==> flow/design.v <==
module SUBWAY(
    clk,
    rst_n,
    in_valid,
    init,
    in0,
    in1,
    in2,
    in3,
    out_valid,
    out
);
input clk, rst_n;
input in_valid;
input [1:0] init;
input [1:0] in0, in1, in2, in3; 
output reg       out_valid;
output reg [1:0] out;
parameter s_idle = 2'd0;
parameter s_input = 2'd1;
parameter s_cul = 2'd2;
parameter s_output = 2'd3;
genvar NN;
genvar MM;
integer i;
integer j;
parameter IDX = 9;
reg [1:0]current_state;
reg [1:0]next_state;
reg [1:0]init_pos;
reg [5:0]cnt;
reg [1:0]is_road;
reg [1:0] reg_dif;
reg [1:0]move;
wire UorD;
reg reg_UorD;
wire [1:0]dif1;
wire [1:0]dif2;
wire [1:0]dif;
reg [1:0] next_dif;
reg [1:0]next_pos;
reg [1:0]cur_pos;
reg [1:0] next_step[2:0];
wire [1:0]in_wire[3:0];
reg [1:0]in_a[IDX:0];
reg [1:0]in_b[IDX:0];
reg [1:0]in_c[IDX:0];
reg [1:0]in_d[IDX:0];
reg [1:0]out_pipe[54:0];
reg [1:0]road;
always@(posedge clk or negedge rst_n)begin
	if(!rst_n)
        current_state <= s_idle;
    else
        current_state <= next_state;
end
always@(*)begin
	case(current_state)
		s_idle: if(in_valid) next_state = s_input;
				else next_state = s_idle;
		s_input:if (cnt == 6'd7) next_state = s_cul;
				else next_state = s_input;
		s_cul:	if (cnt == 6'd62) next_state = s_output;
				else next_state = s_cul;				
		s_output: if (cnt == 6'd63) next_state = s_idle;
				else next_state = s_output;
		default: next_state = current_state;
	endcase 
end
always @(posedge clk or negedge rst_n) begin
    if(!rst_n)begin
		init_pos <= 2'd0;
    end   
    else
		case(current_state)
			s_idle: if(in_valid)begin
				init_pos <= init;
			end
			default: init_pos <= init_pos;
		endcase
end
always@(posedge clk or negedge rst_n)begin
	if(!rst_n)
        cnt <= 6'b0;
    else
		case(current_state)
			s_idle: cnt <= 6'd0;
			s_input: cnt <= cnt+6'd1;
			s_cul: if(cnt == 6'd62 ) cnt <= 6'd0;
					else cnt <= cnt+6'd1;
			s_output: if(cnt == 6'd63) cnt <= 6'd0;
					else cnt <= cnt+6'd1;
			default: cnt <= cnt;
		endcase
end
always@(posedge clk or negedge rst_n)begin
	if(!rst_n)
        out_valid <= 1'b0;
    else
		case(current_state)
			s_idle: out_valid <= 1'd0;
			s_input: out_valid <= 1'd0;
			s_output: 
				if(cnt == 6'd63) out_valid <= 1'd0;
				else   out_valid <= 1'd1;
			default: out_valid <= 1'd0;
		endcase
end
assign UorD = (cur_pos < road)?1'd0: 1'd1;  
assign dif1 = (cur_pos < road)?road: cur_pos;  
assign dif2 = (cur_pos < road)?cur_pos: road;
assign dif = dif1 - dif2;
always @(posedge clk or negedge rst_n) begin
	if(!rst_n)begin
        reg_UorD <= 2'd0;
    end 
	else begin
		reg_UorD <= UorD;
	end
end
always@(*)begin
	case(cur_pos)
	2'd0: begin
		next_step[0] = 2'b11;
		next_step[1] = in_a[1];
		next_step[2] = in_b[1];
	end
	2'd1: begin
		next_step[0] = in_a[1];
		next_step[1] = in_b[1];
		next_step[2] = in_c[1];
	end
	2'd2: begin
		next_step[0] = in_b[1];
		next_step[1] = in_c[1];
		next_step[2] = in_d[1];
	end
	2'd3: begin
		next_step[0] = in_c[1];
		next_step[1] = in_d[1];
		next_step[2] = 2'b11;
	end
	default: begin
		next_step[0] = in_c[1];
		next_step[1] = in_d[1];
		next_step[2] = 2'b11;
	end
	endcase
end
always@(*)begin
	if (dif != 2'd0) begin
		case(reg_UorD)
		1'd0: 
			case(next_step[2])
			2'd0: move = 2'b01;
			2'd1,
			2'd2,
			2'd3: 
				case(next_step[1])
				2'd0,
				2'd2: move = 2'd0;
				2'd1: move = 2'b11;
				default: move = 2'b0;
				endcase
			default: move = 2'b0;
			endcase
		1'd1: 
			case(next_step[0])
			2'd0: move = 2'b10;
			2'd1,
			2'd2,
			2'd3: 
				case(next_step[1])
				2'd0,
				2'd2: move = 2'd0;
				2'd1: move = 2'b11;
				default: move = 2'b0;
				endcase
			default: move = 2'b0;
			endcase
		default: move = 2'b0;
		endcase
	end
	else begin
		case(next_step[1])
		2'd0,
		2'd2: move = 2'd00;
		2'd1: move = 2'b11;
		default: move = 2'd0;  
		endcase
	end
end
always@(*)begin
	case(cur_pos)
	2'd0:begin
		case (move) 
		2'd1:
			next_pos = 2'd1;
		default:
			next_pos = 2'd0;
		endcase
	end 
	2'd1:begin
		case (move) 
		2'd1:
			next_pos = 2'd2;
		2'd2:
			next_pos = 2'd0;
		default:
			next_pos = 2'd1;
		endcase
	end
	2'd2:begin
		case (move) 
		2'd1:
			next_pos = 2'd3;
		2'd2:
			next_pos = 2'd1;
		default:
			next_pos = 2'd2;
		endcase
	end
	2'd3:begin
		case (move) 
		2'd2:
			next_pos = 2'd2;
		default:
			next_pos = 2'd3;
		endcase
	end
	default:next_pos = cur_pos;
	endcase
end
always@(*)begin
	if (in_b[8] == 2'd0)begin
		is_road = 2'd1;
	end
	else if (in_c[8] == 2'd0)begin
		is_road = 2'd2;
	end
	else if (in_a[8] == 2'd0)begin
		is_road = 2'd0;
	end
	else if (in_d[8] == 2'd0)begin
		is_road = 2'd3;
	end
	else begin
		is_road = 2'd1;
	end
end
always@(posedge clk)begin
	if(!rst_n)begin
        road <= 2'd0;
    end 
	else begin
		case(cnt[2:0])
		3'd0: 
			road <= is_road;
		default: road <= road;
		endcase
	end
end
always @(posedge clk or negedge rst_n) begin
	if(!rst_n)begin
        cur_pos <= 2'd0;
    end 
	else begin
		case(current_state)
		s_idle: cur_pos <= 2'd0;
		s_input: cur_pos <= init_pos;
		s_cul,
		s_output: cur_pos <= next_pos;
		default: cur_pos <= cur_pos;
		endcase
	end
end
always @(posedge clk or negedge rst_n) begin
	if(!rst_n)begin
        out <= 2'd0;
    end 
	else begin
		case(current_state)
		s_idle: out <= 2'd0;
		s_input: out <= 2'd0;
		s_output: 
			if(cnt == 6'd63) out <= 2'd0;
			else out <= out_pipe[0]; 
		default: out <= 2'd0;
		endcase
	end
end
always @(posedge clk or negedge rst_n) begin
	if(!rst_n)begin
		for (i=0; i<55; i=i+1)begin
			out_pipe[i]<=2'd0; 
		end
    end 
	else begin
		case(current_state)
		s_idle: begin
			for (i=0; i<55; i=i+1)begin
				out_pipe[i]<=2'd0; 
			end
		end
		s_output,
		s_cul: begin
			out_pipe[54] <= move;
			for (i=0; i<54; i=i+1)begin
				out_pipe[i]<=out_pipe[i+1]; 
			end
		end
		default: begin
			for (i=0; i<55; i=i+1)begin
				out_pipe[i]<=2'd0; 
			end
		end
		endcase
	end
end
always @(posedge clk or negedge rst_n) begin
    if(!rst_n)begin
        for (i = 0; i<IDX; i=i+1)begin
			in_a[i]<=2'd0;
		end
    end   
    else
		case(current_state)
			s_idle: if(in_valid)begin
						in_a[IDX-1]<=in0;
						for (i = 0; i<IDX-1; i=i+1)begin
							in_a[i]<=in_a[i+1];
						end
					end
					else begin 
						for (i = 0; i<IDX; i=i+1)begin
							in_a[i]<=in_a[i];
						end
					end
			s_input,
			s_cul:if(in_valid)begin
						in_a[IDX-1]<=in0;
						for (i = 0; i<IDX-1; i=i+1)begin
							in_a[i]<=in_a[i+1];
						end
					end
					else begin 
						for (i = 0; i<IDX; i=i+1)begin
							in_a[i]<=in_a[i];
						end
					end
			s_output:begin
				if(in_valid)begin
					in_a[IDX-1]<= in0;
				end
				else begin
					in_a[IDX-1]<= 2'd0;
				end
				for (i = 0; i<IDX-1; i=i+1)begin
					in_a[i]<=in_a[i+1];
				end
			end
			default: begin 
						for (i = 0; i<IDX; i=i+1)begin
							in_a[i]<=in_a[i];
						end
					end
		endcase
end
always @(posedge clk or negedge rst_n) begin
    if(!rst_n)begin
        for (i = 0; i<IDX; i=i+1)begin
			in_b[i]<=2'd0;
		end
    end   
    else
		case(current_state)
			s_idle: if(in_valid)begin
						in_b[IDX-1]<=in1;
						for (i = 0; i<IDX-1; i=i+1)begin
							in_b[i]<=in_b[i+1];
						end
					end
					else begin 
						for (i = 0; i<IDX; i=i+1)begin
							in_b[i]<=in_b[i];
						end
					end
			s_input,
			s_cul:if(in_valid)begin
						in_b[IDX-1]<=in1;
						for (i = 0; i<IDX-1; i=i+1)begin
							in_b[i]<=in_b[i+1];
						end
					end
					else begin 
						for (i = 0; i<IDX; i=i+1)begin
							in_b[i]<=in_b[i];
						end
					end
			s_output:begin
				if(in_valid)begin
					in_b[IDX-1]<= in1;
				end
				else begin
					in_b[IDX-1]<= 2'd0;
				end
				for (i = 0; i<IDX-1; i=i+1)begin
					in_b[i]<=in_b[i+1];
				end
			end
			default: begin 
						for (i = 0; i<IDX; i=i+1)begin
							in_b[i]<=in_b[i];
						end
					end
		endcase
end
always @(posedge clk or negedge rst_n) begin
    if(!rst_n)begin
        for (i = 0; i<IDX; i=i+1)begin
			in_c[i]<=2'd0;
		end
    end   
    else
		case(current_state)
			s_idle: if(in_valid)begin
						in_c[IDX-1]<=in2;
						for (i = 0; i<IDX-1; i=i+1)begin
							in_c[i]<=in_c[i+1];
						end
					end
					else begin 
						for (i = 0; i<IDX; i=i+1)begin
							in_c[i]<=in_c[i];
						end
					end
			s_input,
			s_cul:if(in_valid)begin
						in_c[IDX-1]<=in2;
						for (i = 0; i<IDX-1; i=i+1)begin
							in_c[i]<=in_c[i+1];
						end
					end
					else begin 
						for (i = 0; i<IDX; i=i+1)begin
							in_c[i]<=in_c[i];
						end
					end
			s_output:begin
				if(in_valid)begin
					in_c[IDX-1]<= in2;
				end
				else begin
					in_c[IDX-1]<= 2'd0;
				end
				for (i = 0; i<IDX-1; i=i+1)begin
					in_c[i]<=in_c[i+1];
				end
			end
			default: begin 
						for (i = 0; i<IDX; i=i+1)begin
							in_c[i]<=in_c[i];
						end
					end
		endcase
end
always @(posedge clk or negedge rst_n) begin
    if(!rst_n)begin
        for (i = 0; i<IDX; i=i+1)begin
			in_d[i]<=2'd0;
		end
    end   
    else
		case(current_state)
			s_idle: if(in_valid)begin
						in_d[IDX-1]<=in3;
						for (i = 0; i<IDX-1; i=i+1)begin
							in_d[i]<=in_d[i+1];
						end
					end
					else begin 
						for (i = 0; i<IDX; i=i+1)begin
							in_d[i]<=in_d[i];
						end
					end
			s_input,
			s_cul:if(in_valid)begin
						in_d[IDX-1]<=in3;
						for (i = 0; i<IDX-1; i=i+1)begin
							in_d[i]<=in_d[i+1];
						end
					end
					else begin 
						for (i = 0; i<IDX; i=i+1)begin
							in_d[i]<=in_d[i];
						end
					end
			s_output:begin
				if(in_valid)begin
					in_d[IDX-1]<= in3;
				end
				else begin
					in_d[IDX-1]<= 2'd0;
				end
				for (i = 0; i<IDX-1; i=i+1)begin
					in_d[i]<=in_d[i+1];
				end
			end
			default: begin 
						for (i = 0; i<IDX; i=i+1)begin
							in_d[i]<=in_d[i];
						end
					end
		endcase
end
endmodule
[Reports on SUBWAY]
What the tools print for SUBWAY, step after step.
Line numbers count from 1 in the design file above.
Operators: Yosys type, input widths -> output width; for muxes data width and select width s.
The mark - stands for no value.
Design
  design top: SUBWAY
  clock port: clk
  standard-cell library: sky130hd
  library corner: tt_025C_1v80

[Word-level counts]
Source: Yosys, flattened and elaborated. Widths are those after wreduce. Registers that Yosys merges into a memory's read port (data or address) are not register bits. Print and check cells do not count. Equal cells are merged and count once.
Storage and ports
  bits in registers: 192
  input bits: 13
  output and inout port bits: 3
Operators by class
  add/sub/neg operators: 2
  order comparisons: 1
  eq/ne operators: 19
  multiplexer cells: 156
  bitwise gates (word level): 1
  reduce/logical cells: 15
Operators with widths (number)
  $mux 2: 103
  $pmux 2 s2: 37
  $pmux 2 s4: 5
  $pmux 6 s4: 1
  $eq 2x2->1 const B: 9
  $logic_not 2->1: 8
  $eq 2x1->1 const B: 6
  $eq 6x6->1 const B: 2
  $mux 6: 2
  $reduce_or 3->1: 3
  $mux 1: 7
  $add 6x1->6 const B: 1
  $eq 6x3->1 const B: 1
  $pmux 2 s3: 1
  $logic_not 3->1: 1
  $ne 2x1->1 const B: 1
  $sub 2x2->2: 1
  $lt 2x2->1: 1
  $reduce_and 2->1: 1
  $reduce_bool 2->1: 1
  $reduce_or 2->1: 1
  $not 1->1: 1

[Longest topological paths]
Depth = most cells in a row (Yosys ltp): at word level without a register or memory, in the mapped netlist without a sequential cell, where the memories' decode and read muxes count.
Logic depth
  depth after elaboration: 11
  ABC_AREA: 0
  depth in mapped cells: 12
  mapped depth without buffers: 11

[Mapped cells and area]
Source: synth_stat.txt of the flow (Yosys; design flattened, memories mapped). It holds for the ABC_AREA given above (unset counts as 0); a run with the other value may have another netlist.
Totals and module areas in this step are rounded.
Cell types
  sky130_fd_sc_hd__dfrtp_1: number 191, area in all 4.78E+03 um^2
  sky130_fd_sc_hd__nor2b_1: number 113, area in all 706.928 um^2
  sky130_fd_sc_hd__mux2_2: number 49, area in all 551.779 um^2
  sky130_fd_sc_hd__mux2_1: number 10, area in all 112.608 um^2
  sky130_fd_sc_hd__ha_1: number 7, area in all 87.584 um^2
  sky130_fd_sc_hd__nand2_1: number 23, area in all 86.333 um^2
  sky130_fd_sc_hd__o21ai_0: number 11, area in all 55.053 um^2
  sky130_fd_sc_hd__nor2_1: number 13, area in all 48.797 um^2
  sky130_fd_sc_hd__inv_1: number 11, area in all 41.29 um^2
  sky130_fd_sc_hd__dfxtp_1: number 2, area in all 40.038 um^2
  sky130_fd_sc_hd__buf_4: number 5, area in all 37.536 um^2
  sky130_fd_sc_hd__clkbuf_1: number 10, area in all 37.536 um^2
  sky130_fd_sc_hd__dfstp_2: number 1, area in all 26.275 um^2
  sky130_fd_sc_hd__xor2_1: number 3, area in all 26.275 um^2
  sky130_fd_sc_hd__mux4_2: number 1, area in all 22.522 um^2
  sky130_fd_sc_hd__buf_2: number 4, area in all 20.019 um^2
  sky130_fd_sc_hd__nand3_1: number 4, area in all 20.019 um^2
  sky130_fd_sc_hd__nor3_2: number 2, area in all 20.019 um^2
Other cell types: 30; their cells: 38.
Synthesis totals
  mapped cells: 498
  cell area after synthesis: 7000 um^2
  sequential area: 4800 um^2
  flip-flop cells: 194
  buffers: 22

[Worst setup path after synthesis]
OpenSTA on the mapped netlist: ideal clock, no wires. The path of least setup slack (recovery checks aside). Input and output delay are each 20% of the period. Register names are those of the netlist, which keeps one name where synthesis merged equal registers.
Path after synthesis
  path kind: reg-to-reg
  from: register cur_pos[0]
  to: register cur_pos[0]
  period: 2.5 ns
  setup time: 0.137 ns
  time at the first pin: 0.000 ns
  arrival: 2.014 ns
  required time: 2.363 ns
  path slack: 0.349 ns
  path delay: 2.151 ns
  driving pins on the path: 10
  path buffers: 1
  period reached after synthesis: 2.151 ns
"path delay" is the arrival time less input delay plus setup time.
"driving pins on the path": output pins that drive a net of the path, with the launching flip-flop's if there is one; two outputs of one cell count as two.
"period reached after synthesis" = period - worst setup slack (recovery checks aside). The figure is calculated, with input and output delays left at 20% of the set period.
Between the ends stands the longest chain of elaborated cells between them, by number of cells; it is not shown to be the way that was timed. Of several equally long chains one is given.
A line is the first line of the expression or statement that the cell stems from. Yosys adds cells for indexed reads and writes and turns some case tables into memories.
At most two assigning lines are given for a register; there are more.
On the way, after synthesis
  cell sequence: sky130_fd_sc_hd__dfrtp_1 sky130_fd_sc_hd__buf_6 sky130_fd_sc_hd__inv_4 sky130_fd_sc_hd__mux4_2 sky130_fd_sc_hd__a2bb2oi_2 sky130_fd_sc_hd__inv_1 sky130_fd_sc_hd__ha_1 sky130_fd_sc_hd__mux2_2 sky130_fd_sc_hd__a21oi_1 sky130_fd_sc_hd__o21ai_0
  length of the longest elaborated chain: 11
  elaborated cells on any way between the ends: 36
RTL lines, path after synthesis
  start: declaration: RTL line 42  | reg [1:0]cur_pos;
  start: assignment: RTL line 270  | s_input: cur_pos <= init_pos;
  start: assignment: RTL line 272  | s_output: cur_pos <= next_pos;
  $eq 2x2->1: RTL line 122  | case(cur_pos)
  $pmux 2 s4: RTL line 122
  $eq 2x1->1: RTL line 173  | case(next_step[1])
  $mux 2: RTL line 173
  $pmux 2 s2: RTL line 168  | case(next_step[0])
  $pmux 2 s2: RTL line 152  | case(reg_UorD)
  $mux 2: RTL line 151  | if (dif != 2'd0) begin
  $eq 2x2->1: RTL line 224  | case (move)
  $mux 1: RTL line 224
  $pmux 2 s4: RTL line 194  | case(cur_pos)
  $pmux 2 s3: RTL line 268  | case(current_state)
  end: assignment: RTL line 270
  end: assignment: RTL line 272
  end: declaration: RTL line 42

[Worst path after layout]
Path of least setup slack in the final report of job 1 (OpenROAD, finished layout, wires in). Where an end is a register, its clock arrival counts in the times.
Path post-layout
  path kind: reg-to-reg
  from: register cur_pos[0]
  to: register cur_pos[0]
  period: 2.61 ns
  setup time: 0.14 ns
  time at the first pin: 0.42 ns
  arrival: 2.70 ns
  required time: 2.89 ns
  path slack: 0.19 ns
  driving pins on the path: 9
  path buffers: 0
Between the ends stands the longest chain of elaborated cells between them, by number of cells; it is not shown to be the way that was timed. Of several equally long chains one is given.
At most two assigning lines are given for a register; there are more.
On the way, post-layout
  cell sequence: sky130_fd_sc_hd__dfrtp_1 sky130_fd_sc_hd__nor4bb_1 sky130_fd_sc_hd__o311ai_1 sky130_fd_sc_hd__a2bb2oi_2 sky130_fd_sc_hd__inv_1 sky130_fd_sc_hd__ha_1 sky130_fd_sc_hd__mux2_2 sky130_fd_sc_hd__a21oi_1 sky130_fd_sc_hd__o21ai_0
  length of the longest elaborated chain: 11
  elaborated cells on any way between the ends: 36
RTL lines, path post-layout
  start: declaration: RTL line 42  | reg [1:0]cur_pos;
  start: assignment: RTL line 270  | s_input: cur_pos <= init_pos;
  start: assignment: RTL line 272  | s_output: cur_pos <= next_pos;
  $eq 2x2->1: RTL line 122  | case(cur_pos)
  $pmux 2 s4: RTL line 122
  $eq 2x1->1: RTL line 173  | case(next_step[1])
  $mux 2: RTL line 173
  $pmux 2 s2: RTL line 168  | case(next_step[0])
  $pmux 2 s2: RTL line 152  | case(reg_UorD)
  $mux 2: RTL line 151  | if (dif != 2'd0) begin
  $eq 2x2->1: RTL line 224  | case (move)
  $mux 1: RTL line 224
  $pmux 2 s4: RTL line 194  | case(cur_pos)
  $pmux 2 s3: RTL line 268  | case(current_state)
  end: assignment: RTL line 270
  end: assignment: RTL line 272
  end: declaration: RTL line 42

Hand-over note for SUBWAY

Flow measurements of SUBWAY on sky130hd: 2 stored runs with different settings, listed in no order. Input and output delays are each 20% of the period that was set; the output load is 0.01 pF.
"achieved clock period" = clock period - worst setup slack. The figure is calculated, with input and output delays left at 20% of the set period.
"power": no workload was simulated; the value follows from the tool's default switching activity.
Results are given in rounded form.

Job 1
==> flow/run.sh <==
#!/bin/bash
# the make line also repeats the synthesis and layout settings of config.mk as NAME=value (left out here)
make -C /OpenROAD-flow-scripts/flow DESIGN_CONFIG=/design/flow/config.mk WORK_HOME=/design/flow/orfs CLKGATE_MAP_FILE= finish
==> flow/config.mk <==
export PLATFORM = sky130hd
export DESIGN_NAME = SUBWAY
export DESIGN_NICKNAME = SUBWAY
export VERILOG_FILES = /design/flow/design.v
export SDC_FILE = /design/flow/constraint.sdc
export NUM_CORES = 4
export LEC_CHECK = 0
export CAP_MARGIN = 20
export CORE_MARGIN = 2
export CORE_UTILIZATION = 40
export SLEW_MARGIN = 20
==> flow/constraint.sdc <==
create_clock -name core_clock -period 2.61 [get_ports {clk}]
set_input_delay 0.5220 -clock core_clock [delete_from_list [all_inputs] [get_ports {clk}]]
set_output_delay 0.5220 -clock core_clock [all_outputs]
set_load 0.01 [all_outputs]

==> results of job 1 <==
chip area after synthesis (Yosys): 7000 um^2
die area: 19000 um^2
standard-cell area of the final layout: 8000 um^2
worst setup slack after layout: 0.19 ns
power: 7.4 mW
achieved clock period: 2.418 ns

Job 2
==> flow/run.sh <==
#!/bin/bash
# the make line also repeats the synthesis and layout settings of config.mk as NAME=value (left out here)
make -C /OpenROAD-flow-scripts/flow DESIGN_CONFIG=/design/flow/config.mk WORK_HOME=/design/flow/orfs CLKGATE_MAP_FILE= finish
==> flow/config.mk <==
export PLATFORM = sky130hd
export DESIGN_NAME = SUBWAY
export DESIGN_NICKNAME = SUBWAY
export VERILOG_FILES = /design/flow/design.v
export SDC_FILE = /design/flow/constraint.sdc
export NUM_CORES = 4
export LEC_CHECK = 0
export CAP_MARGIN = 20
export CORE_MARGIN = 2
export CORE_UTILIZATION = 68
export SLEW_MARGIN = 20
==> flow/constraint.sdc <==
create_clock -name core_clock -period 2.32 [get_ports {clk}]
set_input_delay 0.4640 -clock core_clock [delete_from_list [all_inputs] [get_ports {clk}]]
set_output_delay 0.4640 -clock core_clock [all_outputs]
set_load 0.01 [all_outputs]

==> results of job 2 <==
chip area after synthesis (Yosys): 7000 um^2
die area: 11000 um^2
standard-cell area of the final layout: 8100 um^2
worst setup slack after layout: -0.21 ns
power: 8.9 mW
achieved clock period: 2.528 ns

End of note.
